==> flow/design.v <==
`timescale 1ns / 1ps
module addkeyancon(data_in,k1,k,data_out);
 input[63:0] data_in,k1,k;
 output[63:0] data_out;
 assign data_out = data_in ^ k1 ^ k;
endmodule
`timescale 1ns / 1ps
module linear_mprime(data_in,data_out);
	input [63:0] data_in;
	output [63:0] data_out;
	wire [31:0] ims;
    		  assign ims[0] = data_in[59] ^ data_in[55];
		  assign ims[1] = data_in[54] ^ data_in[50];		  
		  assign ims[2] = data_in[61] ^ data_in[49];
		  assign ims[3] = data_in[60] ^ data_in[56];
        assign data_out[63] = ims[0] ^ data_in[51];
        assign data_out[62] = data_in[62] ^ ims[1];
        assign data_out[61] = data_in[57] ^ ims[2];
        assign data_out[60] = ims[3] ^ data_in[52];
        assign data_out[59] = data_in[63] ^ ims[0];
        assign data_out[58] = data_in[58] ^ ims[1];
        assign data_out[57] = data_in[53] ^ ims[2];
        assign data_out[56] = ims[3] ^ data_in[48];
		  assign ims[4] = data_in[63] ^ data_in[51];
		  assign ims[5] = data_in[62] ^ data_in[58];		  
		  assign ims[6] = data_in[57] ^ data_in[53];
		  assign ims[7] = data_in[52] ^ data_in[48];
        assign data_out[55] = data_in[59] ^ ims[4];
        assign data_out[54] = ims[5] ^ data_in[54];
        assign data_out[53] = ims[6] ^ data_in[49];
        assign data_out[52] = data_in[60] ^ ims[7];
        assign data_out[51] = data_in[55] ^ ims[4];
        assign data_out[50] = ims[5] ^ data_in[50];
        assign data_out[49] = data_in[61] ^ ims[6];
        assign data_out[48] = data_in[56] ^ ims[7];
		  assign ims[8] = data_in[47] ^ data_in[43];
		  assign ims[9] = data_in[42] ^ data_in[38];		  
		  assign ims[10] = data_in[37] ^ data_in[33];
		  assign ims[11] = data_in[44] ^ data_in[32];
        assign data_out[47] = ims[8] ^ data_in[39];
        assign data_out[46] = ims[9] ^ data_in[34];
        assign data_out[45] = data_in[45] ^ ims[10];
        assign data_out[44] = ims[11] ^ data_in[40];
        assign data_out[43] = ims[8] ^ data_in[35];
        assign data_out[42] = data_in[46] ^ ims[9];
        assign data_out[41] = data_in[41] ^ ims[10];
        assign data_out[40] = ims[11] ^ data_in[36];
		  assign ims[12] = data_in[39] ^ data_in[35];
		  assign ims[13] = data_in[46] ^ data_in[34];		  
		  assign ims[14] = data_in[45] ^ data_in[41];
		  assign ims[15] = data_in[40] ^ data_in[36];
		  assign data_out[39] = data_in[47] ^ ims[12];
        assign data_out[38] = ims[13] ^ data_in[42];
        assign data_out[37] = ims[14] ^ data_in[37];
        assign data_out[36] = ims[15] ^ data_in[32];
        assign data_out[35] = data_in[43] ^ ims[12];
        assign data_out[34] = ims[13] ^ data_in[38];
        assign data_out[33] = ims[14] ^ data_in[33];
        assign data_out[32] = data_in[44] ^ ims[15];
		  assign ims[16] = data_in[31] ^ data_in[27];
		  assign ims[17] = data_in[26] ^ data_in[22];		  
		  assign ims[18] = data_in[21] ^ data_in[17];
		  assign ims[19] = data_in[28] ^ data_in[16];
        assign data_out[31] = ims[16] ^ data_in[23];
        assign data_out[30] = ims[17] ^ data_in[18];
        assign data_out[29] = data_in[29] ^ ims[18];
        assign data_out[28] = ims[19] ^ data_in[24];
        assign data_out[27] = ims[16] ^ data_in[19];
        assign data_out[26] = data_in[30] ^ ims[17];
        assign data_out[25] = data_in[25] ^ ims[18];
        assign data_out[24] = ims[19] ^ data_in[20];
		  assign ims[20] = data_in[23] ^ data_in[19];
		  assign ims[21] = data_in[30] ^ data_in[18];		  
		  assign ims[22] = data_in[29] ^ data_in[25];
		  assign ims[23] = data_in[24] ^ data_in[20];
        assign data_out[23] = data_in[31] ^ ims[20];
        assign data_out[22] = ims[21] ^ data_in[26];
        assign data_out[21] = ims[22] ^ data_in[21];
        assign data_out[20] = ims[23] ^ data_in[16];
        assign data_out[19] = data_in[27] ^ ims[20];
        assign data_out[18] = ims[21] ^ data_in[22];
        assign data_out[17] = ims[22] ^ data_in[17];
        assign data_out[16] = data_in[28] ^ ims[23];
		  assign ims[24] = data_in[11] ^ data_in[7];
		  assign ims[25] = data_in[6]  ^ data_in[2];		  
		  assign ims[26] = data_in[13] ^ data_in[1];
		  assign ims[27] = data_in[12] ^ data_in[8];
        assign data_out[15] = ims[24] ^ data_in[3];
        assign data_out[14] = data_in[14] ^ ims[25];
        assign data_out[13] = ims[26] ^ data_in[9];
        assign data_out[12] = ims[27] ^ data_in[4];
        assign data_out[11] = data_in[15] ^ ims[24];
        assign data_out[10] = data_in[10] ^ ims[25];
        assign data_out[9]  = ims[26] ^ data_in[5];
        assign data_out[8]  = ims[27] ^ data_in[0];
		  assign ims[28] = data_in[15] ^ data_in[3];
		  assign ims[29] = data_in[14] ^ data_in[10];		  
		  assign ims[30] = data_in[9] ^ data_in[5];
		  assign ims[31] = data_in[4] ^ data_in[0];
        assign data_out[7]  = ims[28] ^ data_in[11];
        assign data_out[6]  = ims[29] ^ data_in[6];
        assign data_out[5]  = ims[30] ^ data_in[1];
        assign data_out[4]  = data_in[12] ^ ims[31];
        assign data_out[3]  = ims[28] ^ data_in[7];
        assign data_out[2]  = ims[29] ^ data_in[2];
        assign data_out[1]  = ims[30] ^ data_in[13];
        assign data_out[0]  = data_in[8] ^ ims[31];
endmodule
`timescale 1ns / 1ps
module linear_m(data_in,data_out);
	input [63:0] data_in;
	output [63:0] data_out;
	wire [63:0] mp;
   linear_mprime mp1(data_in, mp);
	assign data_out[63:60] = mp[63:60];
	assign data_out[59:56] = mp[43:40];
	assign data_out[55:52] = mp[23:20];
	assign data_out[51:48] = mp[3:0];
	assign data_out[47:44] = mp[47:44];
	assign data_out[43:40] = mp[27:24];
	assign data_out[39:36] = mp[7:4];
	assign data_out[35:32] = mp[51:48];
	assign data_out[31:28] = mp[31:28];
	assign data_out[27:24] = mp[11:8];
	assign data_out[23:20] = mp[55:52];
	assign data_out[19:16] = mp[35:32];
	assign data_out[15:12] = mp[15:12];
	assign data_out[11:8]  = mp[59:56];
	assign data_out[7:4]   = mp[39:36];
	assign data_out[3:0]   = mp[19:16];
endmodule
`timescale 1ns / 1ps
module linear_m_inv(data_in,data_out);
	input [63:0] data_in;
	output [63:0] data_out;
	wire [63:0] mp;
	assign mp[63:60] = data_in[63:60];
	assign mp[59:56] = data_in[11:8];
	assign mp[55:52] = data_in[23:20];
	assign mp[51:48] = data_in[35:32];
	assign mp[47:44] = data_in[47:44];
	assign mp[43:40] = data_in[59:56];
	assign mp[39:36] = data_in[7:4];
	assign mp[35:32] = data_in[19:16];
	assign mp[31:28] = data_in[31:28];
	assign mp[27:24] = data_in[43:40];
	assign mp[23:20] = data_in[55:52];
	assign mp[19:16] = data_in[3:0];
	assign mp[15:12] = data_in[15:12];
	assign mp[11:8]  = data_in[27:24];
	assign mp[7:4]   = data_in[39:36];
	assign mp[3:0]   = data_in[51:48];
	linear_mprime mp0(mp,data_out);
endmodule
`timescale 1ns / 1ps
module prince_core(data_in,key,rc,data_out);
	input[63:0] data_in,key,rc;
	output [63:0] data_out;
	wire [63:0] sb_out,m_out,m_out0,xor_out;
	sbox s1(data_in,sb_out);
	linear_m m_0(sb_out,m_out);
	addkeyancon akc1(m_out,key,rc,data_out);
endmodule
module prince_core1(data_in,key,rc,data_out);
	input[63:0] data_in,key,rc;
	output [63:0] data_out;
	wire [63:0] m_out,xor_out;
	addkeyancon akc2(data_in,key,rc,xor_out);
	linear_m_inv m_1(xor_out,m_out);
	invsbox s1(m_out,data_out);
endmodule
module sbox(data_in,data_out);
	input [63:0] data_in;
	output [63:0] data_out;
	function [3:0] sb;
		input [3:0] x;
		case (x)
			4'h0: sb = 4'd11; 4'h1: sb = 4'd15; 4'h2: sb = 4'd3;  4'h3: sb = 4'd2;
			4'h4: sb = 4'd10; 4'h5: sb = 4'd12; 4'h6: sb = 4'd9;  4'h7: sb = 4'd1;
			4'h8: sb = 4'd6;  4'h9: sb = 4'd7;  4'ha: sb = 4'd8;  4'hb: sb = 4'd0;
			4'hc: sb = 4'd14; 4'hd: sb = 4'd5;  4'he: sb = 4'd13; default: sb = 4'd4;
		endcase
	endfunction
	assign data_out={
	  sb(data_in[63:60]),sb(data_in[59:56]),sb(data_in[55:52]),sb(data_in[51:48]),
	  sb(data_in[47:44]),sb(data_in[43:40]),sb(data_in[39:36]),sb(data_in[35:32]),
	  sb(data_in[31:28]),sb(data_in[27:24]),sb(data_in[23:20]),sb(data_in[19:16]),
	  sb(data_in[15:12]),sb(data_in[11: 8]),sb(data_in[ 7: 4]),sb(data_in[ 3: 0])
	};
endmodule
module invsbox(data_in,data_out);
	input [63:0] data_in;
	output [63:0] data_out;
	function [3:0] isb;
		input [3:0] x;
		case (x)
			4'h0: isb = 4'd11; 4'h1: isb = 4'd7;  4'h2: isb = 4'd3;  4'h3: isb = 4'd2;
			4'h4: isb = 4'd15; 4'h5: isb = 4'd13; 4'h6: isb = 4'd8;  4'h7: isb = 4'd9;
			4'h8: isb = 4'd10; 4'h9: isb = 4'd6;  4'ha: isb = 4'd4;  4'hb: isb = 4'd0;
			4'hc: isb = 4'd5;  4'hd: isb = 4'd14; 4'he: isb = 4'd12; default: isb = 4'd1;
		endcase
	endfunction
	assign data_out={
	  isb(data_in[63:60]),isb(data_in[59:56]),isb(data_in[55:52]),isb(data_in[51:48]),
	  isb(data_in[47:44]),isb(data_in[43:40]),isb(data_in[39:36]),isb(data_in[35:32]),
	  isb(data_in[31:28]),isb(data_in[27:24]),isb(data_in[23:20]),isb(data_in[19:16]),
	  isb(data_in[15:12]),isb(data_in[11: 8]),isb(data_in[ 7: 4]),isb(data_in[ 3: 0])
	};
endmodule
`timescale 1ns / 1ps
module prince_top(plaintext,key,ciphertext);
	input [63:0] plaintext;
	input [127:0] key;
	output [63:0] ciphertext;	
	wire [63:0] m[0:11],m1,m2,subkey;
	wire [63:0] ai[1:5];
	assign ai[1]=64'h13198A2E03707344;
	assign ai[2]=64'hA4093822299F31D0;
	assign ai[3]=64'h082EFA98EC4E6C89;
	assign ai[4]=64'h452821E638D01377;
	assign ai[5]=64'hBE5466CF34E90C6C;
	addkeyancon akc1(plaintext,key[127:64],key[63:0],m[0]);
	prince_core p001(m[0],key[63:0],ai[1],m[1]);
	prince_core p011(m[1],key[63:0],ai[2],m[2]);
	prince_core p021(m[2],key[63:0],ai[3],m[3]);
	prince_core p031(m[3],key[63:0],ai[4],m[4]);
	prince_core p041(m[4],key[63:0],ai[5],m[5]);
	sbox s1(m[5],m1);
	linear_mprime mm1(m1,m2);
	invsbox ss1(m2,m[6]);
	getk11 k11(key[63:0],subkey);
	prince_core1 p101(m[6],subkey,ai[5],m[7]);	
	prince_core1 p111(m[7],subkey,ai[4],m[8]);	
	prince_core1 p121(m[8],subkey,ai[3],m[9]);
	prince_core1 p131(m[9],subkey,ai[2],m[10]);
	prince_core1 p141(m[10],subkey,ai[1],m[11]);
   addkeyancon akc31(m[11],subkey,{key[64],key[127:66],key[65]^ key[127]},ciphertext);	
endmodule
module getk11(key,wk);
   input  [63:0] key;
   output [63:0] wk;
	assign wk = {~key[63:62],key[61:56],~key[55],key[54],~key[53],
		key[52],~key[51:50],key[49:46],~key[45],key[44],
		~key[43],key[42:41],~key[40:39],key[38],~key[37:36],
		key[35],~key[34:30],key[29:28],~key[27],key[26:25],
		~key[24],key[23],~key[22:18],key[17:15],~key[14],
		key[13],~key[12],key[11:8],~key[7:6],key[5],
		~key[4:2],key[1],~key[0]};
endmodule
module prince_enc (
    input  wire         clk,
    input  wire         rst,         
    input  wire         in_valid,
    output wire         in_ready,
    input  wire [63:0]  plaintext,
    input  wire [127:0] key,         
    output reg          out_valid,
    output reg  [63:0]  ciphertext
);
    reg         v1;
    reg [63:0]  pt_r;
    reg [127:0] key_r;
    wire [63:0] ct;
    assign in_ready = 1'b1;
    always @(posedge clk) begin
        if (rst) begin
            v1        <= 1'b0;
            out_valid <= 1'b0;
        end else begin
            v1        <= in_valid;
            out_valid <= v1;
        end
    end
    always @(posedge clk) begin
        if (in_valid) begin
            pt_r  <= plaintext;
            key_r <= key;
        end
        if (v1)
            ciphertext <= ct;
    end
    prince_top u_prince (
        .plaintext  (pt_r),
        .key        (key_r),
        .ciphertext (ct)
    );
endmodule
==> reports on prince_enc <==
## Reports on prince_enc

Module prince_enc before and after one edit of its RTL, step after step.
Lines under "unedited" count in the file above, lines under "edited" in the edited file.
"change" is "edited" less "unedited", of the values as shown; "relative change" is that difference over "unedited", in percent.
Operators: Yosys type, input widths -> output width; for muxes data width and select width s.
Cell names lack the library's common part.
Not given: n/a

| set-up | value |
|---|---|
| top module | prince_enc |
| clock | clk |
| library | sky130hd |
| timing corner | tt_025C_1v80 |

## Edit of the RTL

Unified diff, file above to edited file.
The edit is scripted: it alters the design's behaviour and was not made to optimise anything.

```diff
@@ -168,5 +168,8 @@
 	addkeyancon akc2(data_in,key,rc,xor_out);
 	linear_m_inv m_1(xor_out,m_out);
-	invsbox s1(m_out,data_out);
+	wire [63:0] data_out_p, data_out_n;
+	invsbox s1(m_out,data_out_p);
+	invsbox s1_b (~m_out, data_out_n);
+	assign data_out = data_out_p ^ data_out_n;
 endmodule
 module sbox(data_in,data_out);
```

## Elaborated design

Source: Yosys, flattened and elaborated, memories not mapped. Widths are those after wreduce; folded enables and synchronous resets count as part of the registers. Registers that Yosys merges into a memory's read port (data or address) are not register bits. Print and check cells do not count. Equal cells are merged and count once.
Yosys's memory passes give these memory sizes; they may raise the number of words (mostly to a power of two), join words into wider ones and drop unused or constant bits.

Storage and ports:

| what | unedited | edited | change | relative change (%) |
|---|---|---|---|---|
| bits in registers | 258 | 258 | 0 | 0.00 |
| ROM bits | 12288 | 17408 | +5120 | +41.67 |
| memories | 192 | 272 | +80 | +41.67 |
| bits of input ports | 195 | 195 | 0 | 0.00 |
| output and inout port bits | 66 | 66 | 0 | 0.00 |
| elaborated cells | 1295 | 1385 | +90 | +6.95 |

Operators by class:

| what | unedited | edited | change | relative change (%) |
|---|---|---|---|---|
| bitwise operators | 1098 | 1108 | +10 | +0.91 |

Memory list:

| what | unedited | edited |
|---|---|---|
| words x width with read and write ports | 16 x 4 bit 1R0W; 16 x 4 bit 1R0W; 16 x 4 bit 1R0W; 16 x 4 bit 1R0W; 16 x 4 bit 1R0W; 16 x 4 bit 1R0W; (+186) | 16 x 4 bit 1R0W; 16 x 4 bit 1R0W; 16 x 4 bit 1R0W; 16 x 4 bit 1R0W; 16 x 4 bit 1R0W; 16 x 4 bit 1R0W; (+266) |

A list marked (+n) leaves out that many cells.

Operators with widths:

| cell | unedited | edited | change | relative change (%) |
|---|---|---|---|---|
| $xor 64x64->64 | 14 | 19 | +5 | +35.71 |
| $not 64->64 | 0 | 5 | +5 | n/a |

Operator kinds equal on both sides are left out: 9.

## Depth

Depth = most cells in a row (Yosys ltp): at word level without a register or memory, in the mapped netlist without a sequential cell, where the memories' decode and read muxes count.

Depth:

| what | unedited | edited | change | relative change (%) |
|---|---|---|---|---|
| depth in word-level cells | 5 | 6 | +1 | +20.00 |
| ABC_AREA | 0 | 0 | n/a | n/a |
| depth in mapped cells | 90 | 96 | +6 | +6.67 |
| depth with buffers taken out | 89 | 94 | +5 | +5.62 |

## Synthesis result

Source: synth_stat.txt of the flow (Yosys; design flattened, memories mapped). It holds for the ABC_AREA given above (unset counts as 0); a run with the other value may have another netlist.

Mapped netlist:

| what | unedited | edited | change | relative change (%) |
|---|---|---|---|---|
| cell count | 6636 | 7949 | +1313 | +19.79 |
| chip area (Yosys) (um2) | 63263.2 | 73618.1 | +10354.9 | +16.37 |
| sequential part of the area (um2) | 7727.4 | 7727.4 | 0.0 | 0.00 |
| flip-flop cells | 258 | 258 | 0 | 0.00 |
| buffers | 130 | 229 | +99 | +76.15 |

Cell types:

| cell | unedited | edited | change | relative change (%) |
|---|---|---|---|---|
| xnor2_1 | 911 | 1087 | +176 | +19.32 |
| nor2_1 | 269 | 388 | +119 | +44.24 |
| nand2_1 | 212 | 325 | +113 | +53.30 |
| mux2i_1 | 389 | 481 | +92 | +23.65 |
| ha_1 | 630 | 714 | +84 | +13.33 |
| buf_2 | 31 | 97 | +66 | +212.90 |
| inv_2 | 31 | 94 | +63 | +203.23 |
| nor3_1 | 113 | 166 | +53 | +46.90 |
| xnor2_2 | 76 | 118 | +42 | +55.26 |
| clkbuf_1 | 53 | 89 | +36 | +67.92 |
| o21ai_1 | 35 | 65 | +30 | +85.71 |
| mux4_2 | 24 | 54 | +30 | +125.00 |
| nand3_1 | 134 | 162 | +28 | +20.90 |
| a31oi_1 | 49 | 76 | +27 | +55.10 |
| o211ai_1 | 126 | 152 | +26 | +20.63 |
| nor2b_1 | 47 | 73 | +26 | +55.32 |
| mux2_2 | 84 | 109 | +25 | +29.76 |
| and3_1 | 79 | 54 | -25 | -31.65 |

Cell types equal on both sides are left out: 19.
The list need not be complete.
The figures by module come from a second, unflattened synthesis with its own total; it is not the netlist above.

Unflattened totals:

| what | unedited | edited | change | relative change (%) |
|---|---|---|---|---|
| cell total of the unflattened synthesis | 5419 | 7499 | +2080 | +38.38 |
| area (unflattened synthesis) (um2) | 72917.4 | 89276.9 | +16359.5 | +22.44 |

Each row is one instance without its submodules.

Modules, unedited:

| module | instances | cells | area (um2) | seq. area (um2) |
|---|---|---|---|---|
| addkeyancon | 12 | 64 | 1521.5 | 0.0 |
| linear_mprime | 11 | 64 | 1641.6 | 0.0 |
| invsbox | 6 | 288 | 2471.1 | 0.0 |
| sbox | 6 | 315 | 2274.7 | 0.0 |
| prince_enc | 1 | 262 | 7751.2 | 7727.4 |
| getk11 | 1 | 64 | 360.3 | 0.0 |
| prince_top | 1 | 3 | 16.3 | 0.0 |
| linear_m | 5 | 0 | 0.0 | 0.0 |
| linear_m_inv | 5 | 0 | 0.0 | 0.0 |
| prince_core | 5 | 0 | 0.0 | 0.0 |
| prince_core1 | 5 | 0 | 0.0 | 0.0 |

Modules, edited:

| module | instances | cells | area (um2) | seq. area (um2) |
|---|---|---|---|---|
| invsbox | 11 | 288 | 2471.1 | 0.0 |
| addkeyancon | 12 | 64 | 1521.5 | 0.0 |
| linear_mprime | 11 | 64 | 1641.6 | 0.0 |
| sbox | 6 | 315 | 2274.7 | 0.0 |
| prince_enc | 1 | 262 | 7751.2 | 7727.4 |
| prince_core1 | 5 | 128 | 800.8 | 0.0 |
| getk11 | 1 | 64 | 360.3 | 0.0 |
| prince_top | 1 | 3 | 16.3 | 0.0 |
| linear_m | 5 | 0 | 0.0 | 0.0 |
| linear_m_inv | 5 | 0 | 0.0 | 0.0 |
| prince_core | 5 | 0 | 0.0 | 0.0 |

## Timing after synthesis

Path of least setup slack by OpenSTA after synthesis, without wires, with an ideal clock, recovery checks aside; 20% of the period is set as input and as output delay. Where synthesis merged equal registers, the netlist keeps one of their names.

Timing after synthesis:

| what | unedited | edited | change | relative change (%) |
|---|---|---|---|---|
| path type | register to register | register to register | n/a | n/a |
| start | register key_r[44] | register key_r[52] | n/a | n/a |
| end | register ciphertext[16] | register ciphertext[5] | n/a | n/a |
| period (ps) | 22000 | 22000 | 0 | 0.00 |
| setup time (ps) | 260 | 259 | -1 | n/a |
| time at the first pin (ps) | 0 | 0 | 0 | n/a |
| arrival (ps) | 17448 | 19360 | +1912 | +10.96 |
| data required time (ps) | 21740 | 21741 | +1 | 0.00 |
| slack (ps) | 4292 | 2381 | -1911 | n/a |
| path delay (ps) | 17708 | 19619 | +1911 | +10.79 |
| driving pins on the path | 78 | 79 | +1 | +1.28 |
| buffers on the path | 2 | 3 | +1 | +50.00 |
| period reached after synthesis (ps) | 17708 | 19619 | +1911 | +10.79 |

"path delay" = arrival - input delay + setup time.
"driving pins on the path": output pins that drive a net of the path, with the launching flip-flop's if there is one; two outputs of one cell count as two.
"period reached after synthesis" = period - worst setup slack (recovery checks aside). The figure is calculated, with input and output delays left at 20% of the set period.
Between the ends stands the longest chain of elaborated cells between them, by number of cells; it is not shown to be the way that was timed. Of several equally long chains one is given.
Each line given opens the expression or statement behind the cell; cells for indexed reads and writes are added by Yosys, which also makes memories of some case tables.
A memory read counts as a cell of the chain, while the word-level depth stops at memories.

| on the way, after synthesis, unedited | value |
|---|---|
| cells stage by stage | edfxtp_1 > clkbuf_1 > buf_1 > xnor2_1 > xnor2_1 > inv_1 > ha_1 > or2_1 > and3_1 > or4_1 > nand2_1 > inv_1 > ha_1 > and3_1 > a211oi_1 > or2_2 > xor2_1 > xnor2_1 > [42 not listed] > a211o_1 > a211oi_1 > nor4_4 > nor3b_1 > or4_1 > nand2_1 > inv_2 > ha_1 > and3_1 > a31oi_1 > xnor2_1 > xor2_1 > xnor2_1 > inv_1 > ha_1 > mux2_1 > o21ai_1 > xnor2_1 |
| length of the longest elaborated chain | 57 |
| elaborated cells on any way between the ends | 953 |
| source lines of those cells | 99 |
| those cells by class | 815 x logic; 138 x memory |

RTL lines, path after synthesis, unedited:

| what | RTL line | text |
|---|---|---|
| start: declaration | 262 | `reg [127:0] key_r;` |
| start: assignment | 277 | `key_r <= key;` |
| $xor 64x64->64 | 5 | `assign data_out = data_in ^ k1 ^ k;` |
| $mem_v2 16x4 | 177 | `case (x)` |
| $xor 1x1->1 | 36 | `assign ims[8] = data_in[47] ^ data_in[43];` |
| $xor 1x1->1 | 40 | `assign data_out[47] = ims[8] ^ data_in[39];` |
| $xor 64x64->64 | 5 |  |
| $not 25->25 | n/a |  |
| $mem_v2 16x4 | 177 |  |
| [42 not listed] | n/a |  |
| $mem_v2 16x4 | 196 | `case (x)` |
| $xor 64x64->64 | 5 |  |
| $not 25->25 | n/a |  |
| $xor 1x1->1 | 75 | `assign ims[23] = data_in[24] ^ data_in[20];` |
| $xor 1x1->1 | 83 | `assign data_out[16] = data_in[28] ^ ims[23];` |
| $mem_v2 16x4 | 196 |  |
| $xor 64x64->64 (2 in a row) | 5 |  |
| end: assignment | 280 | `ciphertext <= ct;` |
| end: declaration | 258 | `output reg  [63:0]  ciphertext` |

| on the way, after synthesis, edited | value |
|---|---|
| cells stage by stage | edfxtp_1 > buf_4 > buf_4 > xnor2_1 > xnor2_1 > inv_1 > ha_1 > or2_2 > o211a_2 > or4_1 > nand2_1 > inv_1 > ha_1 > mux4_2 > xnor2_1 > xnor2_1 > inv_1 > ha_1 > [43 not listed] > ha_1 > or3_1 > o311ai_1 > o31ai_1 > xnor2_1 > xnor3_1 > ha_1 > xor2_1 > mux4_2 > xnor2_1 > xor2_1 > xnor2_1 > inv_1 > ha_1 > or2_0 > mux4_2 > o21ai_1 > xnor2_1 |
| length of the longest elaborated chain | 67 |
| elaborated cells on any way between the ends | 1025 |
| source lines of those cells | 101 |
| those cells by class | 833 x logic; 192 x memory |

RTL lines, path after synthesis, edited:

| what | RTL line | text |
|---|---|---|
| start: declaration | 265 | `reg [127:0] key_r;` |
| start: assignment | 280 | `key_r <= key;` |
| $xor 64x64->64 | 5 | `assign data_out = data_in ^ k1 ^ k;` |
| $mem_v2 16x4 | 180 | `case (x)` |
| $xor 1x1->1 | 26 | `assign ims[6] = data_in[57] ^ data_in[53];` |
| $xor 1x1->1 | 34 | `assign data_out[49] = data_in[61] ^ ims[6];` |
| $xor 64x64->64 | 5 |  |
| $not 25->25 | n/a |  |
| $mem_v2 16x4 | 180 |  |
| [52 not listed] | n/a |  |
| $not 25->25 | n/a |  |
| $xor 1x1->1 | 99 | `assign ims[31] = data_in[4] ^ data_in[0];` |
| $xor 1x1->1 | 103 | `assign data_out[4]  = data_in[12] ^ ims[31];` |
| $not 64->64 | 172 | `invsbox s1_b (~m_out, data_out_n);` |
| $mem_v2 16x4 | 199 | `case (x)` |
| $xor 64x64->64 | 173 | `assign data_out = data_out_p ^ data_out_n;` |
| $xor 64x64->64 (2 in a row) | 5 |  |
| end: assignment | 283 | `ciphertext <= ct;` |
| end: declaration | 261 | `output reg  [63:0]  ciphertext` |

## Path in the finished layout

From the final timing report of the runs of pair 1: the path of least setup slack in the routed layout; clock arrival at registers is part of the times.
The path's times are printed in steps of 10 ps; the period is the one set.

Timing after layout:

| what | unedited | edited | change | relative change (%) |
|---|---|---|---|---|
| path type | register to register | register to register | n/a | n/a |
| start | register key_r[23] | register pt_r[25] | n/a | n/a |
| end | register ciphertext[52] | register ciphertext[49] | n/a | n/a |
| period (ps) | 22000 | 22000 | 0 | 0.00 |
| setup time (ps) | 250 | 260 | +10 | n/a |
| time at the first pin (ps) | 580 | 640 | +60 | +10.34 |
| arrival (ps) | 21240 | 21630 | +390 | +1.84 |
| data required time (ps) | 22340 | 22370 | +30 | +0.13 |
| slack (ps) | 1100 | 750 | -350 | n/a |
| driving pins on the path | 73 | 81 | +8 | +10.96 |
| buffers on the path | 3 | 3 | 0 | 0.00 |

Between the ends stands the longest chain of elaborated cells between them, by number of cells; it is not shown to be the way that was timed. Of several equally long chains one is given.
A memory read counts as a cell of the chain, while the word-level depth stops at memories.

| on the way, after layout, unedited | value |
|---|---|
| cells stage by stage | edfxtp_1 > xor3_1 > a32oi_1 > xnor2_1 > xnor2_1 > inv_1 > ha_1 > o211ai_1 > nand2_1 > xnor2_1 > xnor2_1 > inv_1 > ha_1 > mux2i_1 > mux2i_1 > xor2_1 > xnor2_1 > ha_1 > [37 not listed] > nor4_2 > a21o_1 > a211oi_1 > buf_4 > or2_2 > ha_1 > and3_1 > a211oi_1 > xnor2_1 > buf_4 > xnor2_1 > xnor2_1 > inv_1 > ha_1 > and3_1 > a31oi_1 > buf_4 > xnor2_1 |
| length of the longest elaborated chain | 57 |
| elaborated cells on any way between the ends | 962 |
| source lines of those cells | 99 |
| those cells by class | 823 x logic; 139 x memory |

RTL lines, path after layout, unedited:

| what | RTL line | text |
|---|---|---|
| start: declaration | 262 | `reg [127:0] key_r;` |
| start: assignment | 277 | `key_r <= key;` |
| $xor 64x64->64 | 5 | `assign data_out = data_in ^ k1 ^ k;` |
| $mem_v2 16x4 | 177 | `case (x)` |
| $xor 1x1->1 | 62 | `assign ims[18] = data_in[21] ^ data_in[17];` |
| $xor 1x1->1 | 70 | `assign data_out[25] = data_in[25] ^ ims[18];` |
| $xor 64x64->64 | 5 |  |
| $not 25->25 | n/a |  |
| $mem_v2 16x4 | 177 |  |
| [42 not listed] | n/a |  |
| $mem_v2 16x4 | 196 | `case (x)` |
| $xor 64x64->64 | 5 |  |
| $not 25->25 | n/a |  |
| $xor 1x1->1 | 27 | `assign ims[7] = data_in[52] ^ data_in[48];` |
| $xor 1x1->1 | 31 | `assign data_out[52] = data_in[60] ^ ims[7];` |
| $mem_v2 16x4 | 196 |  |
| $xor 64x64->64 (2 in a row) | 5 |  |
| end: assignment | 280 | `ciphertext <= ct;` |
| end: declaration | 258 | `output reg  [63:0]  ciphertext` |

| on the way, after layout, edited | value |
|---|---|
| cells stage by stage | edfxtp_1 > xnor3_1 > inv_1 > ha_1 > nor2_1 > mux2i_1 > a211oi_2 > xor2_1 > xnor2_1 > mux2i_1 > xor2_1 > xnor2_1 > mux4_2 > xnor2_1 > xnor3_1 > inv_1 > ha_1 > nor2_2 > [45 not listed] > buf_4 > xor2_1 > xnor2_1 > xor2_1 > inv_1 > ha_1 > xnor2_1 > mux4_2 > xnor2_2 > xor2_1 > xor2_1 > buf_4 > inv_1 > ha_1 > mux2_1 > a21o_1 > a21oi_1 > xnor2_1 |
| length of the longest elaborated chain | 68 |
| elaborated cells on any way between the ends | 1017 |
| source lines of those cells | 101 |
| those cells by class | 826 x logic; 191 x memory |

RTL lines, path after layout, edited:

| what | RTL line | text |
|---|---|---|
| start: declaration | 264 | `reg [63:0]  pt_r;` |
| start: assignment | 279 | `pt_r  <= plaintext;` |
| $xor 64x64->64 (2 in a row) | 5 | `assign data_out = data_in ^ k1 ^ k;` |
| $mem_v2 16x4 | 180 | `case (x)` |
| $xor 1x1->1 | 60 | `assign ims[16] = data_in[31] ^ data_in[27];` |
| $xor 1x1->1 | 68 | `assign data_out[27] = ims[16] ^ data_in[19];` |
| $xor 64x64->64 | 5 |  |
| $not 25->25 | n/a |  |
| $mem_v2 16x4 | 180 |  |
| [52 not listed] | n/a |  |
| $not 25->25 | n/a |  |
| $xor 1x1->1 | 27 | `assign ims[7] = data_in[52] ^ data_in[48];` |
| $xor 1x1->1 | 35 | `assign data_out[48] = data_in[56] ^ ims[7];` |
| $not 64->64 | 172 | `invsbox s1_b (~m_out, data_out_n);` |
| $mem_v2 16x4 | 199 | `case (x)` |
| $xor 64x64->64 | 173 | `assign data_out = data_out_p ^ data_out_n;` |
| $xor 64x64->64 (2 in a row) | 5 |  |
| end: assignment | 283 | `ciphertext <= ct;` |
| end: declaration | 261 | `output reg  [63:0]  ciphertext` |

## Flow runs

Runs of the flow (Yosys, OpenROAD) on both versions; the two runs of a pair have the same settings. The constraints put input and output delay at 20% of the set period each and load the outputs with 0.01 pF.

| flow settings, pair 1 | value |
|---|---|
| CORE_UTILIZATION | 40 |
| PLACE_DENSITY | 0.6 |
| period_ns | 22.0 |
| CAP_MARGIN | 20 |
| CORE_MARGIN | 2 |
| SLEW_MARGIN | 20 |

Final reports, pair 1:

| what | unedited | edited | change | relative change (%) |
|---|---|---|---|---|
| area of the synthesized netlist (um2) | 63263.2 | 73618.1 | +10354.9 | +16.37 |
| area of the die (um2) | 161355.0 | 187493.0 | +26138.0 | +16.20 |
| standard-cell area after routing (um2) | 70158.5 | 88726.3 | +18567.8 | +26.47 |
| worst setup slack after layout (ps) | 1102 | 747 | -355 | n/a |
| setup TNS (ps) | 0 | 0 | 0 | n/a |
| post-route worst hold slack (ps) | 676 | 680 | +4 | n/a |

| flow settings, pair 2 | value |
|---|---|
| ABC_AREA | 0 |
| CORE_UTILIZATION | 31 |
| CTS_CLUSTER_SIZE | 83 |
| MAX_ROUTING_LAYER | met4 |
| MIN_ROUTING_LAYER | met1 |
| PLACE_DENSITY_LB_ADDON | 0.11 |
| SETUP_SLACK_MARGIN | 5.0 |
| TNS_END_PERCENT | 20 |
| period_ns | 23.0 |
| CAP_MARGIN | 20 |
| CORE_MARGIN | 2 |
| SLEW_MARGIN | 20 |

Final reports, pair 2:

| what | unedited | edited | change | relative change (%) |
|---|---|---|---|---|
| area of the synthesized netlist (um2) | 63263.2 | 73618.1 | +10354.9 | +16.37 |
| area of the die (um2) | 207704.0 | 241390.0 | +33686.0 | +16.22 |
| standard-cell area after routing (um2) | 86705.7 | 105805.0 | +19099.3 | +22.03 |
| worst setup slack after layout (ps) | 4941 | 3705 | -1236 | n/a |
| setup TNS (ps) | 0 | 0 | 0 | n/a |
| post-route worst hold slack (ps) | 689 | 701 | +12 | n/a |
